==> flow/design.v <==
`timescale 1ns / 1ps
module syntropy_core #(
    parameter DATA_WIDTH = 16,
    parameter ADDR_WIDTH = 8,
    parameter THRESHOLD_DEFAULT = 16'hE666,   
    parameter LEARNING_RATE = 16'h0019,      
    parameter MAX_ITERATIONS = 8'd10
)(
    input wire clk,
    input wire rst_n,
    input wire [DATA_WIDTH-1:0] voltage_drift,     
    input wire [DATA_WIDTH-1:0] packet_loss,       
    input wire [DATA_WIDTH-1:0] temp_variance,     
    input wire [DATA_WIDTH-1:0] phase_jitter,      
    input wire [DATA_WIDTH-1:0] threshold,         
    input wire enable_learning,                    
    input wire mesh_broadcast_en,                  
    output reg stable,                             
    output reg [DATA_WIDTH-1:0] flux_value,        
    output reg [DATA_WIDTH-1:0] correction_vector,  
    output reg [DATA_WIDTH-1:0] optimized_params,  
    output reg learning_active,                    
    output reg mesh_broadcast_req,                 
    input wire [DATA_WIDTH-1:0] mesh_flux_in,      
    input wire [DATA_WIDTH-1:0] mesh_correction_in,  
    input wire mesh_valid_in,                      
    output reg [DATA_WIDTH-1:0] mesh_flux_out,     
    output reg [DATA_WIDTH-1:0] mesh_correction_out,  
    output reg mesh_valid_out,                     
    output reg [7:0] iteration_count,              
    output reg [3:0] state,                        
    output reg error_flag                          
);
    localparam IDLE = 4'd0;
    localparam EVALUATE = 4'd1;
    localparam LEARN = 4'd2;
    localparam CORRECT = 4'd3;
    localparam BROADCAST = 4'd4;
    localparam ERROR = 4'd5;
    reg [DATA_WIDTH-1:0] flux_reg;
    reg [DATA_WIDTH-1:0] threshold_reg;
    reg [DATA_WIDTH-1:0] metrics [0:3];   
    reg [DATA_WIDTH-1:0] gradients [0:3];  
    reg [DATA_WIDTH-1:0] params [0:3];    
    reg [7:0] iter_count;
    reg [3:0] current_state;
    reg learning_en;
    reg mesh_en;
    wire [DATA_WIDTH-1:0] flux_calc;
    wire signed [22:0] gradient_calc [0:3];
    wire signed [31:0] scaled_step [0:3];
    wire [DATA_WIDTH-1:0] param_update [0:3];
    wire signed [17:0] flux_error;
    localparam signed [31:0] LEARNING_RATE_S = LEARNING_RATE;
    wire overflow_flag;
    assign flux_calc = 16'h0100 - (voltage_drift + packet_loss + 
                                   (temp_variance >> 8) + phase_jitter);
    assign flux_error = $signed({2'b00, threshold_reg}) - $signed({2'b00, flux_reg});
    assign gradient_calc[0] = -2 * flux_error;  
    assign gradient_calc[1] = -2 * flux_error;  
    assign gradient_calc[2] = (-2 * flux_error) >>> 8;  
    assign gradient_calc[3] = -2 * flux_error;  
    assign scaled_step[0] = (LEARNING_RATE_S * gradient_calc[0]) >>> 8;
    assign scaled_step[1] = (LEARNING_RATE_S * gradient_calc[1]) >>> 8;
    assign scaled_step[2] = (LEARNING_RATE_S * gradient_calc[2]) >>> 8;
    assign scaled_step[3] = (LEARNING_RATE_S * gradient_calc[3]) >>> 8;
    assign param_update[0] = params[0] - scaled_step[0][DATA_WIDTH-1:0];
    assign param_update[1] = params[1] - scaled_step[1][DATA_WIDTH-1:0];
    assign param_update[2] = params[2] - scaled_step[2][DATA_WIDTH-1:0];
    assign param_update[3] = params[3] - scaled_step[3][DATA_WIDTH-1:0];
    assign overflow_flag = (flux_calc[15] == 1'b1) || 
                          (param_update[0][15] == 1'b1) ||
                          (param_update[1][15] == 1'b1) ||
                          (param_update[2][15] == 1'b1) ||
                          (param_update[3][15] == 1'b1);
    always @(posedge clk or negedge rst_n) begin
        if (!rst_n) begin
            stable <= 1'b0;
            flux_value <= 16'h0000;
            correction_vector <= 16'h0000;
            optimized_params <= 16'h0000;
            learning_active <= 1'b0;
            mesh_broadcast_req <= 1'b0;
            mesh_flux_out <= 16'h0000;
            mesh_correction_out <= 16'h0000;
            mesh_valid_out <= 1'b0;
            iteration_count <= 8'd0;
            state <= IDLE;
            error_flag <= 1'b0;
            params[0] <= 16'h0000;  
            params[1] <= 16'h0000;  
            params[2] <= 16'h0000;  
            params[3] <= 16'h0000;  
            threshold_reg <= THRESHOLD_DEFAULT;
            flux_reg <= 16'h0000;
            current_state <= IDLE;
            learning_en <= 1'b0;
            mesh_en <= 1'b0;
            iter_count <= 8'd0;
        end else begin
            threshold_reg <= threshold;
            learning_en <= enable_learning;
            mesh_en <= mesh_broadcast_en;
            metrics[0] <= voltage_drift;
            metrics[1] <= packet_loss;
            metrics[2] <= temp_variance;
            metrics[3] <= phase_jitter;
            case (current_state)
                IDLE: begin
                    stable <= 1'b0;
                    learning_active <= 1'b0;
                    mesh_broadcast_req <= 1'b0;
                    mesh_valid_out <= 1'b0;
                    error_flag <= 1'b0;
                    iter_count <= 8'd0;
                    if (overflow_flag) begin
                        current_state <= ERROR;
                    end else begin
                        current_state <= EVALUATE;
                    end
                end
                EVALUATE: begin
                    flux_reg <= flux_calc;
                    flux_value <= flux_calc;
                    if (flux_calc >= threshold_reg) begin
                        stable <= 1'b1;
                        correction_vector <= 16'h0000;
                        current_state <= IDLE;
                    end else begin
                        stable <= 1'b0;
                        correction_vector <= threshold_reg - flux_calc;
                        if (learning_en) begin
                            current_state <= LEARN;
                        end else begin
                            current_state <= CORRECT;
                        end
                    end
                end
                LEARN: begin
                    learning_active <= 1'b1;
                    if (iter_count < MAX_ITERATIONS) begin
                        gradients[0] <= gradient_calc[0];
                        gradients[1] <= gradient_calc[1];
                        gradients[2] <= gradient_calc[2];
                        gradients[3] <= gradient_calc[3];
                        params[0] <= param_update[0];
                        params[1] <= param_update[1];
                        params[2] <= param_update[2];
                        params[3] <= param_update[3];
                        iter_count <= iter_count + 1;
                        iteration_count <= iter_count + 1;
                        flux_reg <= 16'h0100 - (param_update[0] + param_update[1] + 
                                               (param_update[2] >> 8) + param_update[3]);
                    end else begin
                        learning_active <= 1'b0;
                        optimized_params <= params[0] + params[1] + params[2] + params[3];
                        current_state <= CORRECT;
                    end
                end
                CORRECT: begin
                    if (mesh_en && mesh_valid_in) begin
                        correction_vector <= mesh_correction_in;
                    end
                    current_state <= BROADCAST;
                end
                BROADCAST: begin
                    mesh_flux_out <= flux_reg;
                    mesh_correction_out <= correction_vector;
                    mesh_valid_out <= 1'b1;
                    mesh_broadcast_req <= 1'b1;
                    current_state <= IDLE;
                end
                ERROR: begin
                    error_flag <= 1'b1;
                    stable <= 1'b0;
                    learning_active <= 1'b0;
                    mesh_broadcast_req <= 1'b0;
                    mesh_valid_out <= 1'b0;
                end
                default: begin
                    current_state <= IDLE;
                end
            endcase
            state <= current_state;
        end
    end
    always @(posedge clk) begin
        if (mesh_valid_in && mesh_en) begin
        end
    end
endmodule
From RTL to reports: syntropy_core

Tool output for the design above, in the order of the flow.
Lines are those of the file above, counted from 1.
A cell with n/a has no value.

Design top: syntropy_core
Clock input: clk
Library: sky130hd
Timing corner: tt_025C_1v80

After elaboration

Yosys after proc, flatten, opt, wreduce and memory -nomap, before mapping. Print and check cells are not counted.

Add/sub/neg operators: 19
Multiply operators: 2
Magnitude comparators: 2
Equality and inequality tests: 8
Muxes and demuxes: 18
Bitwise gates (word level): 2
Reduce/logical cells: 20

Operators by type and width:

| operator                                            | count |
| multiplier 6 x 23 -> 24 bit with constant A         | 1 |
| multiplier 6 x 22 -> 23 bit with constant A         | 1 |
| adder 16 bit                                        | 7 |
| subtractor 16 bit                                   | 5 |
| case mux 16 bit (select 2 bit)                      | 2 |
| 2-to-1 mux 16 bit                                   | 3 |
| adder 16 x 8 -> 16 bit                              | 2 |
| subtractor 9 x 16 -> 16 bit with constant A         | 2 |
| negator 17 -> 30 bit                                | 1 |
| case mux 4 bit (select 5 bit)                       | 1 |
| subtractor 16 x 16 -> 17 bit                        | 1 |
| >= comparator 16 bit                                | 1 |
| case mux 8 bit (select 2 bit)                       | 1 |
| nonzero test 2 bit                                  | 7 |
| AND reduction 2 bit                                 | 6 |
| == test 4 x 2 -> 1 bit with constant B              | 2 |
| == test 4 x 3 -> 1 bit with constant B              | 2 |
| adder 8 x 1 -> 8 bit with constant B                | 1 |
| less-than comparator 8 x 4 -> 1 bit with constant B | 1 |
| 2-to-1 mux 8 bit                                    | 1 |
| case mux 1 bit (select 2 bit)                       | 4 |
| inequality test 2 bit with constant B               | 3 |
| logical OR 1 bit                                    | 4 |
| == test 4 x 1 -> 1 bit with constant B              | 1 |
| logical NOT 4 bit                                   | 1 |
| 2-to-1 mux 4 bit                                    | 1 |
| 2-to-1 mux 3 bit                                    | 1 |
| 2-to-1 mux 1 bit                                    | 3 |

Other operator kinds: 4; their cells: 5.

Bits in registers: 206
Input bits: 117
Output and inout port bits: 97
Cells after elaboration: 92

Depth

Longest topological path by Yosys (ltp), each cell counted once; first at word level (registers and memories cut), then after technology mapping (sequential cells cut; the memories' decode and read muxes count).

Depth after elaboration: 10
ABC_AREA: 0
Depth in mapped cells: 54
Depth with buffers taken out: 54

Mapped cells and area

Source: synth_stat.txt of the flow (Yosys; design flattened, memories mapped). It holds for the ABC_AREA given above (unset counts as 0); a run with the other value may have another netlist.
Totals and module areas in this step are rounded.

Mapped cells: 2,071
Synthesis area: 19,100 µm²
Sequential part of the area: 5,120 µm²
Flip-flops: 204
Buffers: 50

Cell types:

| cell                      | count | total area (µm²) |
| sky130_fd_sc_hd__dfrtp_1  | 195   | 4,879.68 |
| sky130_fd_sc_hd__ha_1     | 262   | 3.28E+03 |
| sky130_fd_sc_hd__fa_1     | 101   | 2.02E+03 |
| sky130_fd_sc_hd__xnor2_1  | 105   | 919.632 |
| sky130_fd_sc_hd__inv_1    | 237   | 889.603 |
| sky130_fd_sc_hd__nand2_1  | 223   | 837.053 |
| sky130_fd_sc_hd__o21ai_0  | 152   | 760.73 |
| sky130_fd_sc_hd__a21oi_1  | 109   | 545.523 |
| sky130_fd_sc_hd__xor2_1   | 56    | 490.47 |
| sky130_fd_sc_hd__mux2_2   | 38    | 427.91 |
| sky130_fd_sc_hd__nor2_1   | 96    | 360.346 |
| sky130_fd_sc_hd__a21o_1   | 41    | 307.795 |
| sky130_fd_sc_hd__dfstp_2  | 9     | 236.477 |
| sky130_fd_sc_hd__nor2b_1  | 36    | 225.216 |
| sky130_fd_sc_hd__nor3_1   | 40    | 200.192 |
| sky130_fd_sc_hd__clkbuf_1 | 43    | 161.405 |
| sky130_fd_sc_hd__nand2b_1 | 24    | 150.144 |
| sky130_fd_sc_hd__a211oi_1 | 19    | 142.637 |

Not listed: further types 71, cells in them 285.

Path before layout

Path of least setup slack by OpenSTA after synthesis, without wires, with an ideal clock, recovery checks aside; 20% of the period is set as input and as output delay. Where synthesis merged equal registers, the netlist keeps one of their names.

Path kind: flip-flop to flip-flop
Start: register threshold_reg[1]
End: register flux_reg[14]
Clock period: 13.0 ns
Library setup time: 0.087 ns
Time at the first pin: 0.000 ns
Arrival time: 10.843 ns
Required time: 12.913 ns
Path slack: 2.069 ns
Delay of the path: 10.930 ns
Stages: 52
Buffers on the path: 1
Synthesis period reached: 10.931 ns

"delay of the path" is the arrival time less input delay plus setup time.
"stages" counts driving pins, that of a launching flip-flop among them; a cell with two outputs on the path counts twice.
"synthesis period reached" is the clock period less the worst setup slack; recovery checks do not enter. This is arithmetic on one report: input and output delays are still those of the set period (20% each).
At most two assigning lines are given for a register; there are more.

Path through: sky130_fd_sc_hd__dfstp_2 sky130_fd_sc_hd__inv_1 sky130_fd_sc_hd__fa_1 sky130_fd_sc_hd__nand2b_1 sky130_fd_sc_hd__a21o_4 sky130_fd_sc_hd__a211oi_1 sky130_fd_sc_hd__and2_1 sky130_fd_sc_hd__nand3_1 sky130_fd_sc_hd__or3_1 sky130_fd_sc_hd__nor3_1 sky130_fd_sc_hd__nor2_1 sky130_fd_sc_hd__ha_1 sky130_fd_sc_hd__fa_1 sky130_fd_sc_hd__ha_1 sky130_fd_sc_hd__ha_1 sky130_fd_sc_hd__clkbuf_1 sky130_fd_sc_hd__nand2_1 sky130_fd_sc_hd__o31ai_2 [... 16 more ...] sky130_fd_sc_hd__inv_1 sky130_fd_sc_hd__fa_1 sky130_fd_sc_hd__inv_1 sky130_fd_sc_hd__ha_1 sky130_fd_sc_hd__inv_1 sky130_fd_sc_hd__fa_1 sky130_fd_sc_hd__nor2b_1 sky130_fd_sc_hd__o21ai_0 sky130_fd_sc_hd__a21boi_0 sky130_fd_sc_hd__o21ai_0 sky130_fd_sc_hd__a21boi_0 sky130_fd_sc_hd__o21ai_0 sky130_fd_sc_hd__a21boi_0 sky130_fd_sc_hd__o21a_1 sky130_fd_sc_hd__nor2_1 sky130_fd_sc_hd__o21ai_0 sky130_fd_sc_hd__mux2_2 sky130_fd_sc_hd__o211ai_1
Elaborated cells on any way between the ends: 14
Those cells by class: add/sub: 10; mul: 2; mux: 2

Ends and longest elaborated chain, after synthesis:

| item               | line | text |
| start: declaration | 41   | `reg [DATA_WIDTH-1:0] threshold_reg;` |
| start: assignment  | 94   | `threshold_reg <= THRESHOLD_DEFAULT;` |
| start: assignment  | 101  | `threshold_reg <= threshold;` |
| end: assignment    | 123  | `flux_reg <= flux_calc;` |
| end: assignment    | 152  | `flux_reg <= 16'h0100 - (param_update[0] + param_update[1] +` |
| end: declaration   | 40   | `reg [DATA_WIDTH-1:0] flux_reg;` |

No chain of elaborated cells between the ends is given.
Nets of the timed path that keep an RTL name, with a line that drives or declares them; the list need not be complete.

Named nets, after synthesis:

| signal              | line | text |
| param_update[2][10] | 69   | `assign param_update[2] = params[2] - scaled_step[2][DATA_WIDTH-1:0];` |

Worst path after layout

Path of least setup slack in the final report of entry B (OpenROAD, finished layout, wires in). Where an end is a register, its clock arrival counts in the times.

Path kind: flip-flop to flip-flop
Start: register threshold_reg[1]
End: register flux_reg[15]
Clock period: 19.8 ns
Library setup time: 0.07 ns
Time at the first pin: 0.56 ns
Arrival time: 13.51 ns
Required time: 20.32 ns
Path slack: 6.81 ns
Stages: 46
Buffers on the path: 0

Between the ends stands the longest chain of elaborated cells between them, by number of cells; it is not shown to be the way that was timed. Of several equally long chains one is given.
Each line given opens the expression or statement behind the cell; cells for indexed reads and writes are added by Yosys, which also makes memories of some case tables.
At most two assigning lines are given for a register; there are more.

Path through: sky130_fd_sc_hd__dfstp_2 sky130_fd_sc_hd__inv_1 sky130_fd_sc_hd__fa_1 sky130_fd_sc_hd__nand2b_1 sky130_fd_sc_hd__a21o_4 sky130_fd_sc_hd__a211oi_1 sky130_fd_sc_hd__and2_1 sky130_fd_sc_hd__nand3_1 sky130_fd_sc_hd__or3_1 sky130_fd_sc_hd__nor3_1 sky130_fd_sc_hd__nand2_1 sky130_fd_sc_hd__xor2_1 sky130_fd_sc_hd__ha_1 sky130_fd_sc_hd__ha_1 sky130_fd_sc_hd__xor2_1 sky130_fd_sc_hd__ha_1 sky130_fd_sc_hd__ha_1 sky130_fd_sc_hd__a21o_1 [... 10 more ...] sky130_fd_sc_hd__a41oi_1 sky130_fd_sc_hd__o21ai_0 sky130_fd_sc_hd__xnor2_1 sky130_fd_sc_hd__xnor2_1 sky130_fd_sc_hd__fa_1 sky130_fd_sc_hd__fa_1 sky130_fd_sc_hd__fa_1 sky130_fd_sc_hd__ha_1 sky130_fd_sc_hd__nand3_1 sky130_fd_sc_hd__a2111o_1 sky130_fd_sc_hd__a31oi_1 sky130_fd_sc_hd__a21o_1 sky130_fd_sc_hd__a21oi_1 sky130_fd_sc_hd__xor2_1 sky130_fd_sc_hd__xnor2_1 sky130_fd_sc_hd__xnor2_1 sky130_fd_sc_hd__and3_1 sky130_fd_sc_hd__or3_1
Cells in the longest elaborated chain: 10
Elaborated cells on any way between the ends: 14
Those cells by class: add/sub: 10; mul: 2; mux: 2

Ends and longest elaborated chain, post-layout:

| item                           | line | text |
| start: declaration             | 41   | `reg [DATA_WIDTH-1:0] threshold_reg;` |
| start: assignment              | 94   | `threshold_reg <= THRESHOLD_DEFAULT;` |
| start: assignment              | 101  | `threshold_reg <= threshold;` |
| subtractor 16 x 16 -> 17 bit   | 58   | `assign flux_error = $signed({2'b00, threshold_reg}) - $signed({2'b00, flux_reg});` |
| negator 17 -> 30 bit           | 59   | `assign gradient_calc[0] = -2 * flux_error;` |
| multiplier 6 x 22 -> 23 bit    | 63   | `assign scaled_step[0] = (LEARNING_RATE_S * gradient_calc[0]) >>> 8;` |
| subtractor 16 bit              | 67   | `assign param_update[0] = params[0] - scaled_step[0][DATA_WIDTH-1:0];` |
| adder 16 bit                   | 152  | `flux_reg <= 16'h0100 - (param_update[0] + param_update[1] +` |
| adder 16 x 8 -> 16 bit         | 152  |  |
| adder 16 bit                   | 152  |  |
| subtractor 9 x 16 -> 16 bit    | 152  |  |
| 2-to-1 mux 16 bit              | 141  | `if (iter_count < MAX_ITERATIONS) begin` |
| case mux 16 bit (select 2 bit) | 108  | `case (current_state)` |
| end: assignment                | 123  | `flux_reg <= flux_calc;` |
| end: assignment                | 152  |  |
| end: declaration               | 40   | `reg [DATA_WIDTH-1:0] flux_reg;` |

Add stored flow runs of syntropy_core

Record of 5 stored runs of the RTL-to-layout flow on syntropy_core, platform sky130hd. The runs are unordered. Constraints: input delay and output delay 20% of the set period each, output load 0.01 pF.
By "critical setup path time" is meant the share of the clock period that the worst setup path is allowed (20% is reserved at inputs, 20% at outputs), minus its slack. Clock arrival times at its registers enter into it.
Measured values are rounded.
Settings: . = not set for that run.
Among the results, . means that no value is shown for the run.

| item                                         | entry A | entry B                | entry C                | entry D | entry E |
| CAP_MARGIN                                   | 15      | 30                     | 30                     | 30      | 20      |
| CELL_PAD_IN_SITES_DETAIL_PLACEMENT           | 1       | 1                      | 1                      | 2       | 2       |
| CORE_ASPECT_RATIO                            | 0.92    | .                      | .                      | .       | .       |
| CORE_MARGIN                                  | 7       | 6                      | 2                      | 2       | 2       |
| CORE_UTILIZATION                             | 59      | 36                     | 56                     | 40      | 60      |
| PLACE_DENSITY_LB_ADDON                       | 0.17    | .                      | .                      | 0.25    | 0.28    |
| SETUP_SLACK_MARGIN                           | 1.38    | -0.94                  | -0.94                  | 1.24    | .       |
| TNS_END_PERCENT                              | 60      | 5                      | 5                      | .       | 75      |
| period_ns                                    | 12.3    | 19.8                   | 13.0                   | 7.63    | 6.83    |
| SLEW_MARGIN                                  | 20      | 20                     | 20                     | 25      | 0       |
| CELL_PAD_IN_SITES_GLOBAL_PLACEMENT           | .       | 2                      | .                      | 1       | .       |
| CTS_CLUSTER_DIAMETER                         | .       | 317                    | .                      | .       | 152     |
| CTS_CLUSTER_SIZE                             | .       | 71                     | 62                     | .       | 53      |
| GPL_ROUTABILITY_DRIVEN                       | .       | 1                      | 0                      | .       | 1       |
| MAX_ROUTING_LAYER                            | .       | met5                   | met4                   | met4    | .       |
| MIN_ROUTING_LAYER                            | .       | met1                   | .                      | met1    | .       |
| ABC_AREA                                     | .       | .                      | .                      | 1       | .       |
| GPL_TIMING_DRIVEN                            | .       | .                      | .                      | 1       | 0       |
| HOLD_SLACK_MARGIN                            | .       | .                      | .                      | -0.02   | .       |
| setup slack of the critical path (ns)        | .       | 6.81                   | -0.105                 | .       | .       |
| utilization after layout                     | .       | 0.425                  | 0.666                  | .       | .       |
| total die area (µm²)                         | .       | 58,700                 | 35,600                 | .       | .       |
| worst hold slack in the final report (ns)    | .       | 0.517                  | 0.477                  | .       | .       |
| synthesis area (µm²)                         | .       | 19,100                 | 19,100                 | .       | .       |
| total negative setup slack (ns)              | .       | 0.000                  | -0.131                 | .       | .       |
| standard-cell area of the final layout (µm²) | .       | 22,000                 | 22,300                 | .       | .       |
| critical setup path time (ns)                | .       | 12.99                  | 13.10                  | .       | .       |
| worst path kind                              | .       | flip-flop to flip-flop | flip-flop to flip-flop | .       | .       |

Entry A: unfinished; error DPL-0033 in clock tree synthesis
Entry D: unfinished; error DPL-0033 in placement
Entry E: unfinished; tool error in placement
